==> flow/design.v <==
module atan
(
    input                       clk         ,
    input                       rst_n       ,
    input                       trig        ,
    output                      vld         ,
    input       signed  [16:0]  para_in     ,
    output  reg signed  [11:0]  atany            
);
reg                     run_latch   ;
reg             [3:0]   cnt         ;
reg     signed  [18:0]  tmp1        ;
reg     signed  [18:0]  tmp2        ;
wire    signed  [19:0]  y0          ;
reg     signed  [19:0]  xr          ;
reg     signed  [19:0]  yr          ;
reg     signed  [19:0]  x2          ;
reg     signed  [19:0]  y2          ;
always @(posedge clk or negedge rst_n)
begin
    if (!rst_n)
        run_latch <= 1'b0;
    else
    begin
        if (trig)
            run_latch <= 1'b1;
        else if (cnt == 4'd9)
            run_latch <= 1'b0;
    end
end
always @(posedge clk or negedge rst_n)
begin
    if (!rst_n)
        cnt <= 4'd0;
    else
    begin
        if (run_latch)
            cnt <= cnt + 4'd1;
        else
            cnt <= 4'd0;
    end
end
assign vld = (cnt == 4'd10);
assign y0 = para_in<<2;
always @(*)
begin
    if (run_latch)
    begin
        case(cnt)
            4'd0:
            begin
                tmp1 = y2>>>1;
                tmp2 = x2>>>1;
            end
            4'd1:
            begin
                tmp1 = y2>>>2;
                tmp2 = x2>>>2;
            end
            4'd2:
            begin
                tmp1 = y2>>>3;
                tmp2 = x2>>>3;
            end
            4'd3:
            begin
                tmp1 = y2>>>4;
                tmp2 = x2>>>4;
            end
            4'd4:
            begin
                tmp1 = y2>>>5;
                tmp2 = x2>>>5;
            end
            4'd5:
            begin
                tmp1 = y2>>>6;
                tmp2 = x2>>>6;
            end
            4'd6:
            begin
                tmp1 = y2>>>7;
                tmp2 = x2>>>7;
            end
            4'd7:
            begin
                tmp1 = y2>>>8;
                tmp2 = x2>>>8;
            end
            4'd8:
            begin
                tmp1 = y2>>>9;
                tmp2 = x2>>>9;
            end
            4'd9:
            begin
                tmp1 = y2>>>10;
                tmp2 = x2>>>10;
            end
            default:     
            begin
                tmp1 = 19'd0;
                tmp2 = 19'd0;
            end
        endcase
    end
    else
    begin
        tmp1 = 19'd0;
        tmp2 = 19'd0;
    end
end
always @(*)
begin
    if (run_latch)
    begin
        if ((x2[19] == y2[19]) | (x2 == 20'd0) | (y2 == 20'd0))
        begin
            xr = x2 + tmp1;
            yr = y2 - tmp2;
        end
        else
        begin
            xr = x2 - tmp1;
            yr = y2 + tmp2;
        end
    end
    else
    begin
        xr = 20'd0;
        yr = 20'd0;
    end
end
always @(posedge clk or negedge rst_n)
begin
    if (!rst_n)
    begin
        x2 <= 20'd0;
        y2 <= 20'd0;
    end
    else
    begin
        if (trig)
        begin
            if (~para_in[16]) 
            begin
                x2 <= 20'd1024 + y0;
                y2 <= y0 - 20'd1024;
            end
            else  
            begin
                x2 <= 20'd1024 - y0;
                y2 <= y0 + 20'd1024;
            end
        end
        else if (run_latch)
        begin
            x2 <= xr;
            y2 <= yr;
        end
    end
end
always @(posedge clk or negedge rst_n)
begin
    if (!rst_n)
        atany <= 12'd0;
    else 
    begin
        if (trig)
        begin
            if (~para_in[16]) 
                atany <= 12'd804;
            else 
                atany <= 12'd3292;
        end
        else if (run_latch)
        begin
            case (cnt)
                4'd0: 
                begin
                    if ((x2[19] == y2[19]) | (x2 == 20'd0) | (y2 == 20'd0))
                        atany <= atany + 12'd475;
                    else
                        atany <= atany - 12'd475;
                end
                4'd1: 
                begin
                    if ((x2[19] == y2[19]) | (x2 == 20'd0) | (y2 == 20'd0)) 
                        atany <= atany + 12'd251;
                    else
                        atany <= atany - 12'd251;
                end
                4'd2: 
                begin
                    if ((x2[19] == y2[19]) | (x2 == 20'd0) | (y2 == 20'd0)) 
                        atany <= atany + 12'd127;
                    else
                        atany <= atany - 12'd127;
                end
                4'd3: 
                begin
                    if ((x2[19] == y2[19]) | (x2 == 20'd0) | (y2 == 20'd0))
                        atany <= atany + 12'd64;
                    else
                        atany <= atany - 12'd64;
                end
                4'd4: 
                begin
                    if ((x2[19] == y2[19]) | (x2 == 20'd0) | (y2 == 20'd0))
                        atany <= atany + 12'd32;
                    else
                        atany <= atany - 12'd32;
                end
                4'd5: 
                begin
                    if ((x2[19] == y2[19]) | (x2 == 20'd0) | (y2 == 20'd0))
                        atany <= atany + 12'd16;
                    else
                        atany <= atany - 12'd16;
                end
                4'd6: 
                begin
                    if ((x2[19] == y2[19]) | (x2 == 20'd0) | (y2 == 20'd0))
                        atany <= atany + 12'd8;
                    else
                        atany <= atany - 12'd8;
                end
                4'd7: 
                begin
                    if ((x2[19] == y2[19]) | (x2 == 20'd0) | (y2 == 20'd0))
                        atany <= atany + 12'd4;
                    else
                        atany <= atany - 12'd4;
                end
                4'd8: 
                begin
                    if ((x2[19] == y2[19]) | (x2 == 20'd0) | (y2 == 20'd0))
                        atany <= atany + 12'd2;
                    else
                        atany <= atany - 12'd2;
                end
                4'd9: 
                begin
                    if ((x2[19] == y2[19]) | (x2 == 20'd0) | (y2 == 20'd0))
                        atany <= atany + 12'd1;
                    else
                        atany <= atany - 12'd1;
                end
            endcase
        end
    end
end
endmodule
---- Tool chain data of atan ----
What the tools print for atan, step after step.
Lines are those of the file above, counted from 1.
Cell names lack the library's common part.
The mark -- stands for no value.
inputs
  top module .............................. atan
  clock ................................... clk
  standard-cell library ................... sky130hd
  timing corner ........................... tt_025C_1v80

---- Elaborated design ----
Yosys after proc, flatten, opt, wreduce and memory -nomap, before mapping. Memory bits, and registers merged into a memory's read port (data or address), are not among the register bits. Print and check cells are not counted. Equal cells are merged and count once.
word-level totals
  register bits after elaboration ......... 57
  memories ................................ 0
  output and inout port bits .............. 13
  elaborated cells ........................ 82
  clocked read ports x word width ......... 0
  latch bits .............................. 0
  bits in read-only memories .............. 0
  RAM bits ................................ 0
cells by class
  div/mod/pow operators ................... 0
  eq/ne operators ......................... 11
  reduce/logical cells .................... 7
  add/sub/neg operators ................... 28
  bitwise logic cells ..................... 2
  $mul .................................... 0
  muxes and demuxes ....................... 29
  $lt $le $gt $ge ......................... 0
  shift-type cells ........................ 0
operators by type and width
  cell                                                                    number
  19-bit parallel mux with 10-bit select                                  2
  20-bit two-way mux                                                      8
  12-bit two-way mux                                                      13
  12-bit parallel mux with 10-bit select                                  1
  20-bit by 19-bit adder with 20-bit output                               2
  20-bit by 19-bit subtractor with 20-bit output                          2
  20-bit zero test                                                        2
  19-bit two-way mux                                                      2
  12-bit by 7-bit adder with 12-bit output (second input constant)        2
  12-bit by 7-bit subtractor with 12-bit output (second input constant)   2
  12-bit by 19-bit subtractor with 20-bit output (first input constant)   1
  19-bit by 12-bit adder with 20-bit output (second input constant)       1
  19-bit by 12-bit subtractor with 20-bit output (second input constant)  1
  4-bit by 3-bit equality test with 1-bit output (second input constant)  4
  12-bit by 1-bit adder with 12-bit output (second input constant)        1
  12-bit by 1-bit subtractor with 12-bit output (second input constant)   1
  12-bit by 2-bit adder with 12-bit output (second input constant)        1
  12-bit by 2-bit subtractor with 12-bit output (second input constant)   1
  12-bit by 3-bit adder with 12-bit output (second input constant)        1
  12-bit by 3-bit subtractor with 12-bit output (second input constant)   1
  12-bit by 4-bit adder with 12-bit output (second input constant)        1
  12-bit by 4-bit subtractor with 12-bit output (second input constant)   1
  12-bit by 5-bit adder with 12-bit output (second input constant)        1
  12-bit by 5-bit subtractor with 12-bit output (second input constant)   1
  12-bit by 6-bit adder with 12-bit output (second input constant)        1
  12-bit by 6-bit subtractor with 12-bit output (second input constant)   1
  12-bit by 8-bit adder with 12-bit output (second input constant)        1
  12-bit by 8-bit subtractor with 12-bit output (second input constant)   1
Other operator kinds: 14; their cells: 20.

---- Logic depth ----
Yosys ltp: most cells in a row. Word level: on the elaborated netlist, between registers, memories and ports. Mapped: between sequential cells and ports; inverters and the memories' decode and read muxes count.
depth
  depth after elaboration ................. 7
  ABC_AREA ................................ 0
  depth in mapped cells ................... 25

---- Netlist ----
Source: synth_stat.txt of the flow (Yosys; design flattened, memories mapped). It holds for the ABC_AREA given above (unset counts as 0); a run with the other value may have another netlist.
synthesis totals
  standard cells after synthesis .......... 1393
  sequential area ......................... 1426.4 µm²
  cell area after synthesis ............... 10138.5 µm²
  flip-flop cells ......................... 57
cell types
  type      number
  dfrtp_1   57
  ha_1      69
  xnor2_1   68
  a21oi_1   117
  o21ai_0   102
  nand2_1   132
  nor2_1    99
  a22oi_1   45
  xor2_1    35
  mux2i_1   29
  clkbuf_1  67
  a21o_1    32
  nand3_1   41
  inv_1     49
  fa_1      9
  a211oi_1  20
  a221oi_1  16
  a222oi_1  14
Not listed: further types 68, cells in them 392.

---- Timing after synthesis ----
Path of least setup slack by OpenSTA after synthesis, without wires, with an ideal clock, recovery checks aside; 20% of the period is set as input and as output delay. Where synthesis merged equal registers, the netlist keeps one of their names.
path after synthesis
  kind .................................... reg-to-reg
  from .................................... register cnt[0]
  to ...................................... register x2[18]
  path delay .............................. 5.367 ns
  clock period ............................ 6.0 ns
  buffers on the path ..................... 4
  data arrival time ....................... 5.237 ns
  slack ................................... 0.633 ns
  stages on the path ...................... 25
  required time ........................... 5.870 ns
  synthesis period reached ................ 5.367 ns
"path delay" = arrival - input delay + setup time.
"stages on the path" counts driving pins, that of a launching flip-flop among them; a cell with two outputs on the path counts twice.
"synthesis period reached" is the clock period less the worst setup slack; recovery checks do not enter. This is arithmetic on one report: input and output delays are still those of the set period (20% each).
Between the ends stands the longest chain of elaborated cells between them, by number of cells; it is not shown to be the way that was timed. Of several equally long chains one is given.
A line is the first line of the expression or statement that the cell stems from. Yosys adds cells for indexed reads and writes and turns some case tables into memories.
A register here has more assigning lines than the two given.
between the ends, after synthesis
  cells stage by stage .................... dfrtp_1 > ha_1 > buf_2 > nor4_1 > o22ai_1 > nand2_1 > clkbuf_1 > buf_1 > nor2_1 > inv_1 > ha_1 > clkbuf_1 > nand3_1 > o21ai_0 > xnor2_1 > o21ai_0 > ha_1 > or3_1 > o21ai_0 > a2111oi_0 > o32a_1 > a221o_1 > a41oi_1 > xor2_1 > o21ai_0
  length of the longest elaborated chain .. 7
  elaborated cells on any way between the ends .. 17
ends and longest elaborated chain, after synthesis
  what                                            line  source
  from (decl)                                     11    reg             [3:0]   cnt         ;
  from (assign)                                   34    cnt <= 4'd0;
  from (assign)                                   38    cnt <= cnt + 4'd1;
  4-bit equality test                             49    case(cnt)
  19-bit parallel mux with 10-bit select          49
  19-bit two-way mux                              47    if (run_latch)
  20-bit by 19-bit subtractor with 20-bit output  124   xr = x2 - tmp1;
  20-bit two-way mux                              117   if ((x2[19] == y2[19]) | (x2 == 20'd0) | (y2 == 20'd0))
  20-bit two-way mux                              156   else if (run_latch)
  20-bit two-way mux                              143   if (trig)
  to (assign)                                     147   x2 <= 20'd1024 + y0;
  to (assign)                                     152   x2 <= 20'd1024 - y0;
  to (decl)                                       17    reg     signed  [19:0]  x2          ;

---- Worst path after layout ----
Path of least setup slack in the final report of record 1 (OpenROAD, finished layout, wires in). Where an end is a register, its clock arrival counts in the times.
path post-layout
  kind .................................... reg-to-reg
  from .................................... register cnt[0]
  to ...................................... register x2[19]
  clock period ............................ 4.21 ns
  stages on the path ...................... 24
  required time ........................... 4.52 ns
  buffers on the path ..................... 5
  slack ................................... -0.66 ns
  data arrival time ....................... 5.18 ns
Between the ends stands the longest chain of elaborated cells between them, by number of cells; it is not shown to be the way that was timed. Of several equally long chains one is given.
A register here has more assigning lines than the two given.
between the ends, post-layout
  cells stage by stage .................... dfrtp_2 > ha_4 > buf_6 > a222oi_1 > buf_4 > mux2i_1 > a222oi_1 > buf_4 > nor2_4 > inv_2 > ha_4 > buf_6 > nor2_4 > xor2_2 > ha_2 > buf_6 > o21ai_2 > nor2_2 > o41a_1 > a21o_1 > o221a_4 > a31o_4 > or4b_1 > nand3_1
  length of the longest elaborated chain .. 7
  elaborated cells on any way between the ends .. 17
ends and longest elaborated chain, post-layout
  what                                            line  source
  from (decl)                                     11    reg             [3:0]   cnt         ;
  from (assign)                                   34    cnt <= 4'd0;
  from (assign)                                   38    cnt <= cnt + 4'd1;
  4-bit equality test                             49    case(cnt)
  19-bit parallel mux with 10-bit select          49
  19-bit two-way mux                              47    if (run_latch)
  20-bit by 19-bit subtractor with 20-bit output  124   xr = x2 - tmp1;
  20-bit two-way mux                              117   if ((x2[19] == y2[19]) | (x2 == 20'd0) | (y2 == 20'd0))
  20-bit two-way mux                              156   else if (run_latch)
  20-bit two-way mux                              143   if (trig)
  to (assign)                                     147   x2 <= 20'd1024 + y0;
  to (assign)                                     152   x2 <= 20'd1024 - y0;
  to (decl)                                       17    reg     signed  [19:0]  x2          ;

Appendix: measured runs

Settings and measured results of 3 stored flow runs for module atan (sky130hd), not sorted in any way. The constraints put input and output delay at 20% of the set period each and load the outputs with 0.01 pF.
"achieved clock period" means the clock period less the worst setup slack. The figure is calculated, with input and output delays left at 20% of the set period.
"worst path time" is the time allowed to the run's worst setup path (the clock period less input and output delay, where it has them) less its slack. Clock arrival times count: a late capture clock shortens it, a late launch clock lengthens it.

======== record 1 ========
==> flow/run.sh <==
#!/bin/bash
# the make line also repeats the synthesis and layout settings of config.mk as NAME=value (left out here)
make -C /OpenROAD-flow-scripts/flow DESIGN_CONFIG=/design/flow/config.mk WORK_HOME=/design/flow/orfs CLKGATE_MAP_FILE= finish
==> flow/config.mk <==
export PLATFORM = sky130hd
export DESIGN_NAME = atan
export DESIGN_NICKNAME = atan
export VERILOG_FILES = /design/flow/design.v
export SDC_FILE = /design/flow/constraint.sdc
export NUM_CORES = 4
export LEC_CHECK = 0
export CAP_MARGIN = 15
export CELL_PAD_IN_SITES_GLOBAL_PLACEMENT = 1
export CORE_MARGIN = 4
export CORE_UTILIZATION = 15
export CTS_CLUSTER_DIAMETER = 277
export GPL_ROUTABILITY_DRIVEN = 0
export GPL_TIMING_DRIVEN = 1
export PLACE_DENSITY_LB_ADDON = 0.11
export SETUP_SLACK_MARGIN = 0.57
export SLEW_MARGIN = 40
==> flow/constraint.sdc <==
create_clock -name core_clock -period 4.21 [get_ports {clk}]
set_input_delay 0.8420 -clock core_clock [delete_from_list [all_inputs] [get_ports {clk}]]
set_output_delay 0.8420 -clock core_clock [all_outputs]
set_load 0.01 [all_outputs]

-------- measured, record 1 --------
  cell area after synthesis ............... 10138.5 µm²
  worst path time ......................... 4.87 ns
  type of the worst setup path ............ reg-to-reg
  overall die area ........................ 71813.3 µm²
  achieved clock period ................... 4.870 ns
  utilization after routing ............... 26.1 %
  standard-cell area of the final layout .. 17489.3 µm²
  post-route setup TNS .................... -10.220 ns
  worst setup slack after layout .......... -0.660 ns

======== record 2 ========
==> flow/run.sh <==
#!/bin/bash
# the make line also repeats the synthesis and layout settings of config.mk as NAME=value (left out here)
make -C /OpenROAD-flow-scripts/flow DESIGN_CONFIG=/design/flow/config.mk WORK_HOME=/design/flow/orfs CLKGATE_MAP_FILE= finish
==> flow/config.mk <==
export PLATFORM = sky130hd
export DESIGN_NAME = atan
export DESIGN_NICKNAME = atan
export VERILOG_FILES = /design/flow/design.v
export SDC_FILE = /design/flow/constraint.sdc
export NUM_CORES = 4
export LEC_CHECK = 0
export CAP_MARGIN = 20
export CELL_PAD_IN_SITES_DETAIL_PLACEMENT = 2
export CELL_PAD_IN_SITES_GLOBAL_PLACEMENT = 0
export CORE_MARGIN = 10
export CORE_UTILIZATION = 53
export CTS_CLUSTER_DIAMETER = 74
export SETUP_SLACK_MARGIN = 1.57
export SLEW_MARGIN = 20
export TNS_END_PERCENT = 50
==> flow/constraint.sdc <==
create_clock -name core_clock -period 7.17 [get_ports {clk}]
set_input_delay 1.4340 -clock core_clock [delete_from_list [all_inputs] [get_ports {clk}]]
set_output_delay 1.4340 -clock core_clock [all_outputs]
set_load 0.01 [all_outputs]

-------- record 2 --------
  unfinished; error DPL-0033 in placement

======== record 3 ========
==> flow/run.sh <==
#!/bin/bash
# the make line also repeats the synthesis and layout settings of config.mk as NAME=value (left out here)
make -C /OpenROAD-flow-scripts/flow DESIGN_CONFIG=/design/flow/config.mk WORK_HOME=/design/flow/orfs CLKGATE_MAP_FILE= finish
==> flow/config.mk <==
export PLATFORM = sky130hd
export DESIGN_NAME = atan
export DESIGN_NICKNAME = atan
export VERILOG_FILES = /design/flow/design.v
export SDC_FILE = /design/flow/constraint.sdc
export NUM_CORES = 4
export LEC_CHECK = 0
export CAP_MARGIN = 5
export CELL_PAD_IN_SITES_GLOBAL_PLACEMENT = 2
export CORE_MARGIN = 2
export CORE_UTILIZATION = 39
export CTS_CLUSTER_SIZE = 55
export SLEW_MARGIN = 20
==> flow/constraint.sdc <==
create_clock -name core_clock -period 6.0 [get_ports {clk}]
set_input_delay 1.2000 -clock core_clock [delete_from_list [all_inputs] [get_ports {clk}]]
set_output_delay 1.2000 -clock core_clock [all_outputs]
set_load 0.01 [all_outputs]

-------- measured, record 3 --------
  cell area after synthesis ............... 10138.5 µm²
  worst path time ......................... 5.50 ns
  type of the worst setup path ............ reg-to-reg
  overall die area ........................ 27302.6 µm²
  achieved clock period ................... 5.499 ns
  utilization after routing ............... 42.7 %
  standard-cell area of the final layout .. 11001.8 µm²
  post-route setup TNS .................... 0.000 ns
  worst setup slack after layout .......... 0.501 ns
